==> flow/design.v <==
module s_box (
    input [3:0] i_sb, output [3:0] o_sb
);
    assign o_sb[0] = (!i_sb[3]&!i_sb[2]&i_sb[1]) | (!i_sb[2]&i_sb[1]&i_sb[0]) 
    | (!i_sb[3]&i_sb[2]&!i_sb[1]) | (i_sb[2]&!i_sb[1]&i_sb[0]) | 
    (i_sb[3]&!i_sb[2]&!i_sb[1]&!i_sb[0]) | (i_sb[3]&i_sb[2]&i_sb[1]&!i_sb[0]);
    assign o_sb[1] = (!i_sb[3]&!i_sb[2]&!i_sb[0]) | (!i_sb[3]&!i_sb[1]&!i_sb[0]) | (i_sb[2]&i_sb[1]&i_sb[0]) 
| (i_sb[3]&!i_sb[2]&i_sb[0]) | (i_sb[3]&i_sb[2]&i_sb[1]);
    assign o_sb[2] = (!i_sb[3]&!i_sb[2]&!i_sb[1]) | (!i_sb[2]&!i_sb[1]&!i_sb[0]) | (!i_sb[3]&i_sb[2]&!i_sb[0]) 
| (i_sb[3]&i_sb[1]&i_sb[0]) | (i_sb[3]&i_sb[2]&i_sb[0]);
    assign o_sb[3] = (!i_sb[3]&!i_sb[2]&!i_sb[0]) | (!i_sb[3]&i_sb[1]&!i_sb[0]) | (!i_sb[3]&i_sb[2]&i_sb[0]) 
| (i_sb[3]&!i_sb[1]&!i_sb[0]) | (i_sb[3]&!i_sb[2]&i_sb[1]&i_sb[0]);
endmodule
module block_shuffle (
    input [15:0] i_bs, output [15:0] o_bs
);
    assign o_bs = {i_bs[7:4], i_bs[3:0], i_bs[15:12], i_bs[11:8]};
endmodule
module round_permutation #(
    parameter [5:0] shift = 5'b0000,
    parameter [7:0] data_length = 8'd16
)(
    input [data_length - 1:0] i_rp,  output [data_length - 1:0] o_rp
); 
assign o_rp = (i_rp << shift) | (i_rp >> (data_length - shift));
endmodule
module key_scheduler (
    input clk, rst, input [4:0] round_counter, input [79:0] i_ks_oldkey, output [79:0] o_ks_newkey 
);
    wire [79:0] level_shift;
    wire [79:0] level_sbox;
    wire [4:0] xor_rc;
    round_permutation #(.shift(13), .data_length(80)) rp (.i_rp(i_ks_oldkey), .o_rp(level_shift));
    s_box sb(.i_sb(level_shift[3:0]), .o_sb(level_sbox[3:0]));
    assign level_sbox[79:4] = level_shift[79:4];
    assign xor_rc = level_sbox[63:59]^(round_counter -1);
    assign o_ks_newkey = {level_sbox[79:64], xor_rc, level_sbox[58:0]};
endmodule
module dec_s_box (
    input [3:0] i_sb, output reg [3:0] o_sb 
);
    always @(*) begin
        case(i_sb)
        4'h0: o_sb = 4'hA;
        4'h1: o_sb = 4'h3;
        4'h2: o_sb = 4'h9;
        4'h3: o_sb = 4'hE;
        4'h4: o_sb = 4'h1;
        4'h5: o_sb = 4'hD;
        4'h6: o_sb = 4'hF;
        4'h7: o_sb = 4'h4;
        4'h8: o_sb = 4'hC;
        4'h9: o_sb = 4'h5;
        4'hA: o_sb = 4'h7;
        4'hB: o_sb = 4'h2;
        4'hC: o_sb = 4'h6;
        4'hD: o_sb = 4'h8;
        4'hE: o_sb = 4'h0;
        4'hF: o_sb = 4'hB;
        endcase
    end
endmodule
module dec_block_shuffle (
    input [15:0] i_bs, output [15:0] o_bs
);
    block_shuffle bs (i_bs, o_bs);
endmodule
module dec_round_permutation #(
    parameter [5:0] shift = 5'b0000,
    parameter [7:0] data_length = 8'd16
)(
    input [data_length - 1:0] i_rp,  output [data_length - 1:0] o_rp
); 
    assign o_rp = (i_rp >> shift) | (i_rp << (data_length - shift));
endmodule
module dec_XOR_layer (
    input [63:0] i_xor, output [63:0] o_xor
);
    assign o_xor = {(i_xor[63:48]^i_xor[47:32]), (i_xor[47:32]^i_xor[31:16]^i_xor[15:0]),(i_xor[63:48]^i_xor[47:32]^i_xor[31:16]), (i_xor[31:16]^i_xor[15:0])};
endmodule
module dec_permutation_layer (
    input [63:0] i_pl, output [63:0] o_pl
);
    wire [63:0] rp2bs;
    wire [63:0] xor2rp;
    dec_XOR_layer xl(.i_xor(i_pl), .o_xor(xor2rp));
            dec_round_permutation #(.shift(1), .data_length(16)) rp0(.i_rp(xor2rp[(16*0 + 15):16*0]), .o_rp(rp2bs[15:0]));
            dec_round_permutation #(.shift(4), .data_length(16)) rp1(.i_rp(xor2rp[(16*1 + 15):16*1]), .o_rp(rp2bs[(16 + 15):16*1]));
            dec_round_permutation #(.shift(7), .data_length(16)) rp2(.i_rp(xor2rp[(16*2 + 15):16*2]), .o_rp(rp2bs[(16*2 + 15):16*2]));
            dec_round_permutation #(.shift(9), .data_length(16)) rp3(.i_rp(xor2rp[(16*3 + 15):16*3]), .o_rp(rp2bs[(16*3 + 15):16*3]));
    genvar i;
    generate
        for (i = 0; i < 4; i = i +1 ) begin
            dec_block_shuffle bs(.i_bs(rp2bs[(16*i + 15):16*i]), .o_bs(o_pl[(16*i + 15):16*i]));
        end
    endgenerate
endmodule
module dec_add_round_key (
    input [63:0] i_ark_cipher, input [63:0] i_ark_key,
    output [63:0] o_ark_msg
);
    wire [63:0] sb2xor;
    wire [63:0] pl2sb;
    dec_permutation_layer pl(.i_pl(i_ark_cipher), .o_pl(pl2sb));
    genvar j;
    generate    
    for(j=0; j < 16; j = j + 1) begin
            dec_s_box sb(.i_sb(pl2sb[(4*j + 3):4*j]), .o_sb(sb2xor[(4*j + 3):4*j]));
        end
    endgenerate
    assign o_ark_msg = i_ark_key ^ sb2xor;
endmodule
module dec_key_scheduler (
    input clk, rst, input [4:0] round_counter, input [79:0] i_ks_oldkey, output [79:0] o_ks_newkey 
);
    wire [79:0] level_shift;
    wire [79:0] level_sbox;
    wire [4:0] xor_rc;
    assign {level_sbox[79:64], xor_rc, level_sbox[58:0]} = i_ks_oldkey;
    assign level_sbox[63:59] = xor_rc ^(round_counter -1);
    assign level_shift[79:4] = level_sbox[79:4];
    dec_s_box sb(.i_sb(level_sbox[3:0]), .o_sb(level_shift[3:0]));
    dec_round_permutation #(.shift(13), .data_length(80)) rp (.i_rp(level_shift), .o_rp(o_ks_newkey));
endmodule
module boron_dec (
    input  clk, rst, start, input [63:0] plain_text, input [79:0] master_key,
    output reg done, output reg [63:0] cipher_text
);
    parameter IDLE = 3'b000, KEYGEN = 3'b011, ROUND = 3'b001;
    reg [2:0] reg_sm_main;
    reg [4:0] reg_round_counter;
    reg [63:0] reg_plaintext;
    wire [63:0] reg_nextplaintext;
    reg [79:0] reg_key;
    wire [79:0] reg_nextkey, dec_reg_nextkey;
    key_scheduler ks(.clk(clk), .rst(rst), .round_counter(reg_round_counter), .i_ks_oldkey(reg_key), .o_ks_newkey(reg_nextkey));
    dec_key_scheduler dks(.clk(clk), .rst(rst), .round_counter(reg_round_counter), .i_ks_oldkey(reg_key), .o_ks_newkey(dec_reg_nextkey));
    dec_add_round_key ark(.i_ark_cipher(reg_plaintext), .i_ark_key(dec_reg_nextkey[63:0]), .o_ark_msg(reg_nextplaintext));
    always @(posedge clk ) begin
        if(!rst) begin
            reg_sm_main <= IDLE;
            done <= 1'b0;
        end
        else begin
            done <= 1'b0;
            case (reg_sm_main)
                IDLE:  
                    if(start) begin
                        reg_plaintext <= plain_text;
                        reg_key <= master_key;
                        reg_sm_main <= KEYGEN;
                        reg_round_counter <= 5'd1;
                    end
                    else
                        reg_sm_main <= IDLE;
                KEYGEN:
                    if(reg_round_counter < 25) begin
                        reg_key <= reg_nextkey;
                        reg_round_counter <= reg_round_counter + 1;
                        reg_sm_main <= KEYGEN;
                    end else begin
                        reg_sm_main <= ROUND;
                        reg_plaintext <= (reg_nextkey[63:0] ^ reg_plaintext);
                        reg_key <= reg_nextkey;
                    end
                ROUND:
                    if(reg_round_counter > 1) begin
                        reg_plaintext <= reg_nextplaintext;
                        reg_key <= dec_reg_nextkey;
                        reg_round_counter <= reg_round_counter - 1;
                        reg_sm_main <= ROUND;
                    end
                    else begin
                        cipher_text <= reg_nextplaintext;
                        done <= 1'b1;
                        reg_sm_main <= IDLE;
                    end
                default:
                    reg_sm_main <= IDLE;
            endcase
        end
    end
endmodule
Lab notebook: boron_dec

# Reports on boron_dec

Module boron_dec before and after one edit of its RTL, step after step.
"unedited" refers to lines of the RTL above, "edited" to lines of the edited file.
"change": "edited" minus "unedited" as printed here. "rel. change": 100 x difference / "unedited".
Cell names lack the library's common part.
Not given: n/a

Top module: boron_dec
Clock: clk
Library: sky130hd
Timing corner: tt_025C_1v80

# The edit

The edit as a unified diff against the file above.
A script made this edit. It changes what the design does and was not meant as an optimisation.

```diff
@@ -124,7 +124,9 @@
 endmodule
 module boron_dec (
-    input  clk, rst, start, input [63:0] plain_text, input [79:0] master_key,
+    input  clk, rst, start, input [63:0] plain_text, input [79:0] master_key_ext,
     output reg done, output reg [63:0] cipher_text
 );
+    reg [79:0] master_key;
+    always @(posedge clk) master_key <= master_key_ext;
     parameter IDLE = 3'b000, KEYGEN = 3'b011, ROUND = 3'b001;
     reg [2:0] reg_sm_main;
```

# After elaboration

Counts by Yosys on the flattened word-level netlist (proc, flatten, opt, wreduce; memories kept). Print and check cells are left out. Cells with the same type and inputs are merged into one.
Yosys's memory passes give these memory sizes; they may raise the number of words (mostly to a power of two), join words into wider ones and drop unused or constant bits.

Cells by class:

| element                          | unedited | edited | change | rel. change (%) |
| $lt $le $gt $ge                  | 2        | 2      | 0      | 0.00 |
| eq/ne operators                  | 6        | 6      | 0      | 0.00 |
| $add $sub $neg                   | 2        | 2      | 0      | 0.00 |
| bitwise operators                | 67       | 67     | 0      | 0.00 |
| reductions and logical operators | 11       | 11     | 0      | 0.00 |
| muxes and demuxes                | 17       | 17     | 0      | 0.00 |

Unchanged operator kinds not shown: 36.

Bit counts:

| element                         | unedited | edited | change | rel. change (%) |
| clocked read ports x word width | 4        | 4      | 0      | 0.00 |
| output and inout bits           | 65       | 65     | 0      | 0.00 |
| ROM bits                        | 1,088    | 1,088  | 0      | 0.00 |
| memory cells                    | 17       | 17     | 0      | 0.00 |
| register bits after elaboration | 217      | 297    | +80    | +36.87 |
| elaborated cells                | 128      | 129    | +1     | +0.78 |

Memory list:

| element                                 | unedited                                                                                                    | edited |
| words x width with read and write ports | 16 x 4 bit 1R0W; 16 x 4 bit 1R0W; 16 x 4 bit 1R0W; 16 x 4 bit 1R0W; 16 x 4 bit 1R0W; 16 x 4 bit 1R0W; (+11) | 16 x 4 bit 1R0W; 16 x 4 bit 1R0W; 16 x 4 bit 1R0W; 16 x 4 bit 1R0W; 16 x 4 bit 1R0W; 16 x 4 bit 1R0W; (+11) |

A list marked (+n) leaves out that many cells.

# Longest topological paths

Yosys ltp: most cells in a row. Word level: on the elaborated netlist, between registers, memories and ports. Mapped: between sequential cells and ports; inverters and the memories' decode and read muxes count.

Depth:

| element                       | unedited | edited | change | rel. change (%) |
| word-level depth              | 12       | 12     | 0      | 0.00 |
| ABC_AREA                      | 0        | 0      | n/a    | n/a |
| gate-level depth with buffers | 13       | 13     | 0      | 0.00 |

# Netlist

Yosys stat after the flow's synthesis: flattened, memories mapped to cells. It holds for the ABC_AREA given above (unset counts as 0); a run with the other value may have another netlist.

Cells by type:

| cell type | unedited | edited | change | rel. change (%) |
| dfxtp_1   | 8        | 88     | +80    | +1,000.00 |

Unchanged cell types not shown: 51.

Mapped netlist:

| element                           | unedited | edited   | change   | rel. change (%) |
| mapped flip-flops                 | 221      | 301      | +80      | +36.20 |
| buffer cells                      | 58       | 58       | 0        | 0.00 |
| sequential part of the area (um2) | 6,556.3  | 8,157.8  | +1,601.5 | +24.43 |
| synthesis area (um2)              | 14,757.9 | 16,359.4 | +1,601.5 | +10.85 |
| cells in the netlist              | 1,266    | 1,346    | +80      | +6.32 |

By module: a second synthesis without flattening, with its own total; a netlist apart from the flattened one above.

Unflattened totals:

| element                                 | unedited | edited   | change   | rel. change (%) |
| cell total of the unflattened synthesis | 1,563    | 1,643    | +80      | +5.12 |
| area (unflattened synthesis) (um2)      | 17,488.0 | 19,089.6 | +1,601.6 | +9.16 |

Each row is one instance without its submodules.

Modules, unedited:

| module                | cells | area (um2) | sequential area (um2) | times used |
| boron_dec             | 744   | 9,585.4    | 6,476.2               | 1 |
| dec_s_box             | 21    | 222.7      | 0.0                   | 17 |
| dec_XOR_layer         | 64    | 1,044.8    | 0.0                   | 1 |
| dec_round_permutation | 80    | 600.6      | 0.0                   | 1 |
| round_permutation     | 80    | 600.6      | 0.0                   | 1 |
| dec_add_round_key     | 64    | 560.5      | 0.0                   | 1 |
| block_shuffle         | 16    | 120.1      | 0.0                   | 4 |
| s_box                 | 20    | 123.9      | 0.0                   | 1 |
| dec_round_permutation | 16    | 120.1      | 0.0                   | 1 |
| dec_round_permutation | 16    | 120.1      | 0.0                   | 1 |
| dec_round_permutation | 16    | 120.1      | 0.0                   | 1 |
| dec_round_permutation | 16    | 120.1      | 0.0                   | 1 |
| dec_key_scheduler     | 13    | 112.6      | 0.0                   | 1 |
| key_scheduler         | 13    | 112.6      | 0.0                   | 1 |

unedited: Modules not listed: 2.

Modules, edited:

| module                | cells | area (um2) | sequential area (um2) | times used |
| boron_dec             | 824   | 11,187.0   | 8,077.7               | 1 |
| dec_s_box             | 21    | 222.7      | 0.0                   | 17 |
| dec_XOR_layer         | 64    | 1,044.8    | 0.0                   | 1 |
| dec_round_permutation | 80    | 600.6      | 0.0                   | 1 |
| round_permutation     | 80    | 600.6      | 0.0                   | 1 |
| dec_add_round_key     | 64    | 560.5      | 0.0                   | 1 |
| block_shuffle         | 16    | 120.1      | 0.0                   | 4 |
| s_box                 | 20    | 123.9      | 0.0                   | 1 |
| dec_round_permutation | 16    | 120.1      | 0.0                   | 1 |
| dec_round_permutation | 16    | 120.1      | 0.0                   | 1 |
| dec_round_permutation | 16    | 120.1      | 0.0                   | 1 |
| dec_round_permutation | 16    | 120.1      | 0.0                   | 1 |
| dec_key_scheduler     | 13    | 112.6      | 0.0                   | 1 |
| key_scheduler         | 13    | 112.6      | 0.0                   | 1 |

edited: Modules not listed: 2.

# Path before layout

Source: OpenSTA report_checks on the synthesized netlist (no wires, ideal clock, input and output delay 20% of the period each), path of least setup slack; recovery checks are left aside. Register names are those of the netlist, which keeps one name where synthesis merged equal registers.

Path after synthesis:

| element                           | unedited           | edited             | change | rel. change (%) |
| path type                         | input -> register  | input -> register  | n/a    | n/a |
| start point                       | in rst             | in rst             | n/a    | n/a |
| end point                         | reg cipher_text[0] | reg cipher_text[0] | n/a    | n/a |
| period (ps)                       | 5,000              | 5,000              | 0      | 0.00 |
| path buffers                      | 0                  | 0                  | 0      | n/a |
| path delay (ps)                   | 5,020              | 5,020              | 0      | 0.00 |
| slack (ps)                        | -1,021             | -1,021             | 0      | n/a |
| stages                            | 2                  | 2                  | 0      | 0.00 |
| launch time at the first pin (ps) | 1,000              | 1,000              | 0      | 0.00 |
| external input delay (ps)         | 1,000              | 1,000              | 0      | 0.00 |
| library setup time (ps)           | 565                | 565                | 0      | n/a |
| arrival (ps)                      | 5,455              | 5,455              | 0      | 0.00 |
| data required time (ps)           | 4,435              | 4,435              | 0      | 0.00 |
| synthesis period reached (ps)     | 6,021              | 6,021              | 0      | 0.00 |

"path delay" = arrival - input delay + setup time.
"stages": output pins that drive a net of the path, with the launching flip-flop's if there is one; two outputs of one cell count as two.
"synthesis period reached" = period - worst setup slack (recovery checks aside). The figure is calculated, with input and output delays left at 20% of the set period.
Between the ends stands the longest chain of elaborated cells between them, by number of cells; it is not shown to be the way that was timed. Of several equally long chains one is given.
Each line given opens the expression or statement behind the cell; cells for indexed reads and writes are added by Yosys, which also makes memories of some case tables.

Between the ends, after synthesis, unedited:
Cells stage by stage: inv_1 > nor3_1
Cells in the longest elaborated chain: 1
Elaborated cells between the ends (all ways): 1
Classes of those cells: reduce/logical (1)

RTL lines, path after synthesis, unedited:

| element             | line | text |
| start: declaration  | 126  | `input  clk, rst, start, input [63:0] plain_text, input [79:0] master_key,` |
| AND reduction 3 bit | n/a  |  |
| end: assignment     | 174  | `cipher_text <= reg_nextplaintext;` |
| end: declaration    | 127  | `output reg done, output reg [63:0] cipher_text` |

Between the ends, after synthesis, edited:
Cells stage by stage: inv_1 > nor3_1
Cells in the longest elaborated chain: 1
Elaborated cells between the ends (all ways): 1
Classes of those cells: reduce/logical (1)

RTL lines, path after synthesis, edited:

| element             | line | text |
| start: declaration  | 126  | `input  clk, rst, start, input [63:0] plain_text, input [79:0] master_key_ext,` |
| AND reduction 3 bit | n/a  |  |
| end: assignment     | 176  | `cipher_text <= reg_nextplaintext;` |
| end: declaration    | 127  | `output reg done, output reg [63:0] cipher_text` |

# Path in the finished layout

From the final timing report of the runs of set A: the path of least setup slack in the routed layout; clock arrival at registers is part of the times.
The report prints the path's times to 10 ps; the period is as set.

Path after layout:

| element                           | unedited              | edited                | change | rel. change (%) |
| path type                         | register -> register  | register -> register  | n/a    | n/a |
| start point                       | reg reg_plaintext[45] | reg reg_plaintext[45] | n/a    | n/a |
| end point                         | reg reg_plaintext[17] | reg reg_plaintext[17] | n/a    | n/a |
| path buffers                      | 0                     | 0                     | 0      | n/a |
| launch time at the first pin (ps) | 530                   | 540                   | +10    | +1.89 |
| arrival (ps)                      | 3,350                 | 3,320                 | -30    | -0.90 |
| stages                            | 8                     | 8                     | 0      | 0.00 |
| slack (ps)                        | 300                   | 330                   | +30    | n/a |
| library setup time (ps)           | 250                   | 250                   | 0      | n/a |
| period (ps)                       | 3,360                 | 3,360                 | 0      | 0.00 |
| data required time (ps)           | 3,650                 | 3,640                 | -10    | -0.27 |

Between the ends stands the longest chain of elaborated cells between them, by number of cells; it is not shown to be the way that was timed. Of several equally long chains one is given.
A memory read counts as a cell of the chain, while the word-level depth stops at memories.
A register here has more assigning lines than the two given.

Between the ends, after layout, unedited:
Cells stage by stage: edfxtp_1 > xor2_1 > xnor2_1 > inv_1 > ha_1 > mux4_2 > xnor2_1 > a221o_1
Cells in the longest elaborated chain: 7
Elaborated cells between the ends (all ways): 7
Classes of those cells: mux (2); logic (4); memory (1)

RTL lines, path after layout, unedited:

| element                            | line | text |
| start: declaration                 | 132  | `reg [63:0] reg_plaintext;` |
| start: assignment                  | 149  | `reg_plaintext <= plain_text;` |
| start: assignment                  | 163  | `reg_plaintext <= (reg_nextkey[63:0] ^ reg_plaintext);` |
| bitwise XOR 16 bit (2 in a row)    | 79   | `assign o_xor = {(i_xor[63:48]^i_xor[47:32]), (i_xor[47:32]^i_xor[31:16]^i_xor[15:0]),(i_xor[63:48]^i_xor[47:32 ...` |
| bitwise OR 12 x 16 -> 16 bit       | 74   | `assign o_rp = (i_rp >> shift) \| (i_rp << (data_length - shift));` |
| memory (16 x 4 bit)                | 43   | `case(i_sb)` |
| bitwise XOR 64 bit                 | 111  | `assign o_ark_msg = i_ark_key ^ sb2xor;` |
| two-way mux 64 bit                 | 167  | `if(reg_round_counter > 1) begin` |
| parallel mux 64 bit (select 3 bit) | 146  | `case (reg_sm_main)` |
| end: assignment                    | 149  |  |
| end: assignment                    | 163  |  |
| end: declaration                   | 132  |  |

Some nets on the timed path still bear RTL names; the line given drives or declares the net.

Nets with RTL names, path after layout, unedited:

| net               | line |
| ark.o_ark_msg[17] | 111 |

Between the ends, after layout, edited:
Cells stage by stage: edfxtp_1 > xor2_1 > xnor2_1 > inv_1 > ha_1 > mux4_2 > xnor2_1 > a221o_1
Cells in the longest elaborated chain: 7
Elaborated cells between the ends (all ways): 7
Classes of those cells: mux (2); logic (4); memory (1)

RTL lines, path after layout, edited:

| element                            | line | text |
| start: declaration                 | 134  | `reg [63:0] reg_plaintext;` |
| start: assignment                  | 151  | `reg_plaintext <= plain_text;` |
| start: assignment                  | 165  | `reg_plaintext <= (reg_nextkey[63:0] ^ reg_plaintext);` |
| bitwise XOR 16 bit (2 in a row)    | 79   | `assign o_xor = {(i_xor[63:48]^i_xor[47:32]), (i_xor[47:32]^i_xor[31:16]^i_xor[15:0]),(i_xor[63:48]^i_xor[47:32 ...` |
| bitwise OR 12 x 16 -> 16 bit       | 74   | `assign o_rp = (i_rp >> shift) \| (i_rp << (data_length - shift));` |
| memory (16 x 4 bit)                | 43   | `case(i_sb)` |
| bitwise XOR 64 bit                 | 111  | `assign o_ark_msg = i_ark_key ^ sb2xor;` |
| two-way mux 64 bit                 | 169  | `if(reg_round_counter > 1) begin` |
| parallel mux 64 bit (select 3 bit) | 148  | `case (reg_sm_main)` |
| end: assignment                    | 151  |  |
| end: assignment                    | 165  |  |
| end: declaration                   | 134  |  |

Nets with RTL names, path after layout, edited:

| net               | line |
| ark.o_ark_msg[17] | 111 |

# Layout results

Both versions went through the flow (Yosys, OpenROAD) with the same settings in each pair. Constraints: input delay and output delay 20% of the set period each, output load 0.01 pF.

Settings, set A:
CORE_UTILIZATION: 40
period_ns: 3.36
CAP_MARGIN: 20
CORE_MARGIN: 2
SLEW_MARGIN: 20

Final reports, set A:

| element                              | unedited | edited   | change   | rel. change (%) |
| synthesis area (um2)                 | 14,757.9 | 16,359.4 | +1,601.5 | +10.85 |
| area of the die (um2)                | 38,447.4 | 42,532.9 | +4,085.5 | +10.63 |
| utilization of the finished layout   | 0.503    | 0.503    | 0.000    | n/a |
| total power of the final layout (mW) | 9.184    | 11.462   | +2.278   | +24.80 |
| setup TNS (ps)                       | 0        | 0        | 0        | n/a |
| setup slack of the worst path (ps)   | 302      | 325      | +23      | n/a |
| final worst hold slack (ps)          | 529      | 496      | -33      | n/a |

Settings, set B:
ABC_AREA: 0
CORE_ASPECT_RATIO: 1.79
CORE_MARGIN: 9
CORE_UTILIZATION: 29
CTS_CLUSTER_DIAMETER: 170
GPL_ROUTABILITY_DRIVEN: 0
GPL_TIMING_DRIVEN: 1
MAX_ROUTING_LAYER: met5
PLACE_DENSITY_LB_ADDON: 0.03
SETUP_SLACK_MARGIN: 0.43
TNS_END_PERCENT: 50
period_ns: 2.11
CAP_MARGIN: 20
SLEW_MARGIN: 20

Final reports, set B:

| element                              | unedited | edited   | change   | rel. change (%) |
| synthesis area (um2)                 | 14,757.9 | 16,359.4 | +1,601.5 | +10.85 |
| area of the die (um2)                | 59,680.7 | 65,651.4 | +5,970.7 | +10.00 |
| utilization of the finished layout   | 0.501    | 0.483    | -0.018   | n/a |
| total power of the final layout (mW) | 20.622   | 23.203   | +2.581   | +12.52 |
| setup TNS (ps)                       | -66,483  | -55,657  | +10,826  | n/a |
| setup slack of the worst path (ps)   | -553     | -575     | -22      | n/a |
| final worst hold slack (ps)          | 492      | 318      | -174     | n/a |

"total power of the final layout" is the tool's figure for a default switching activity; nothing was simulated.
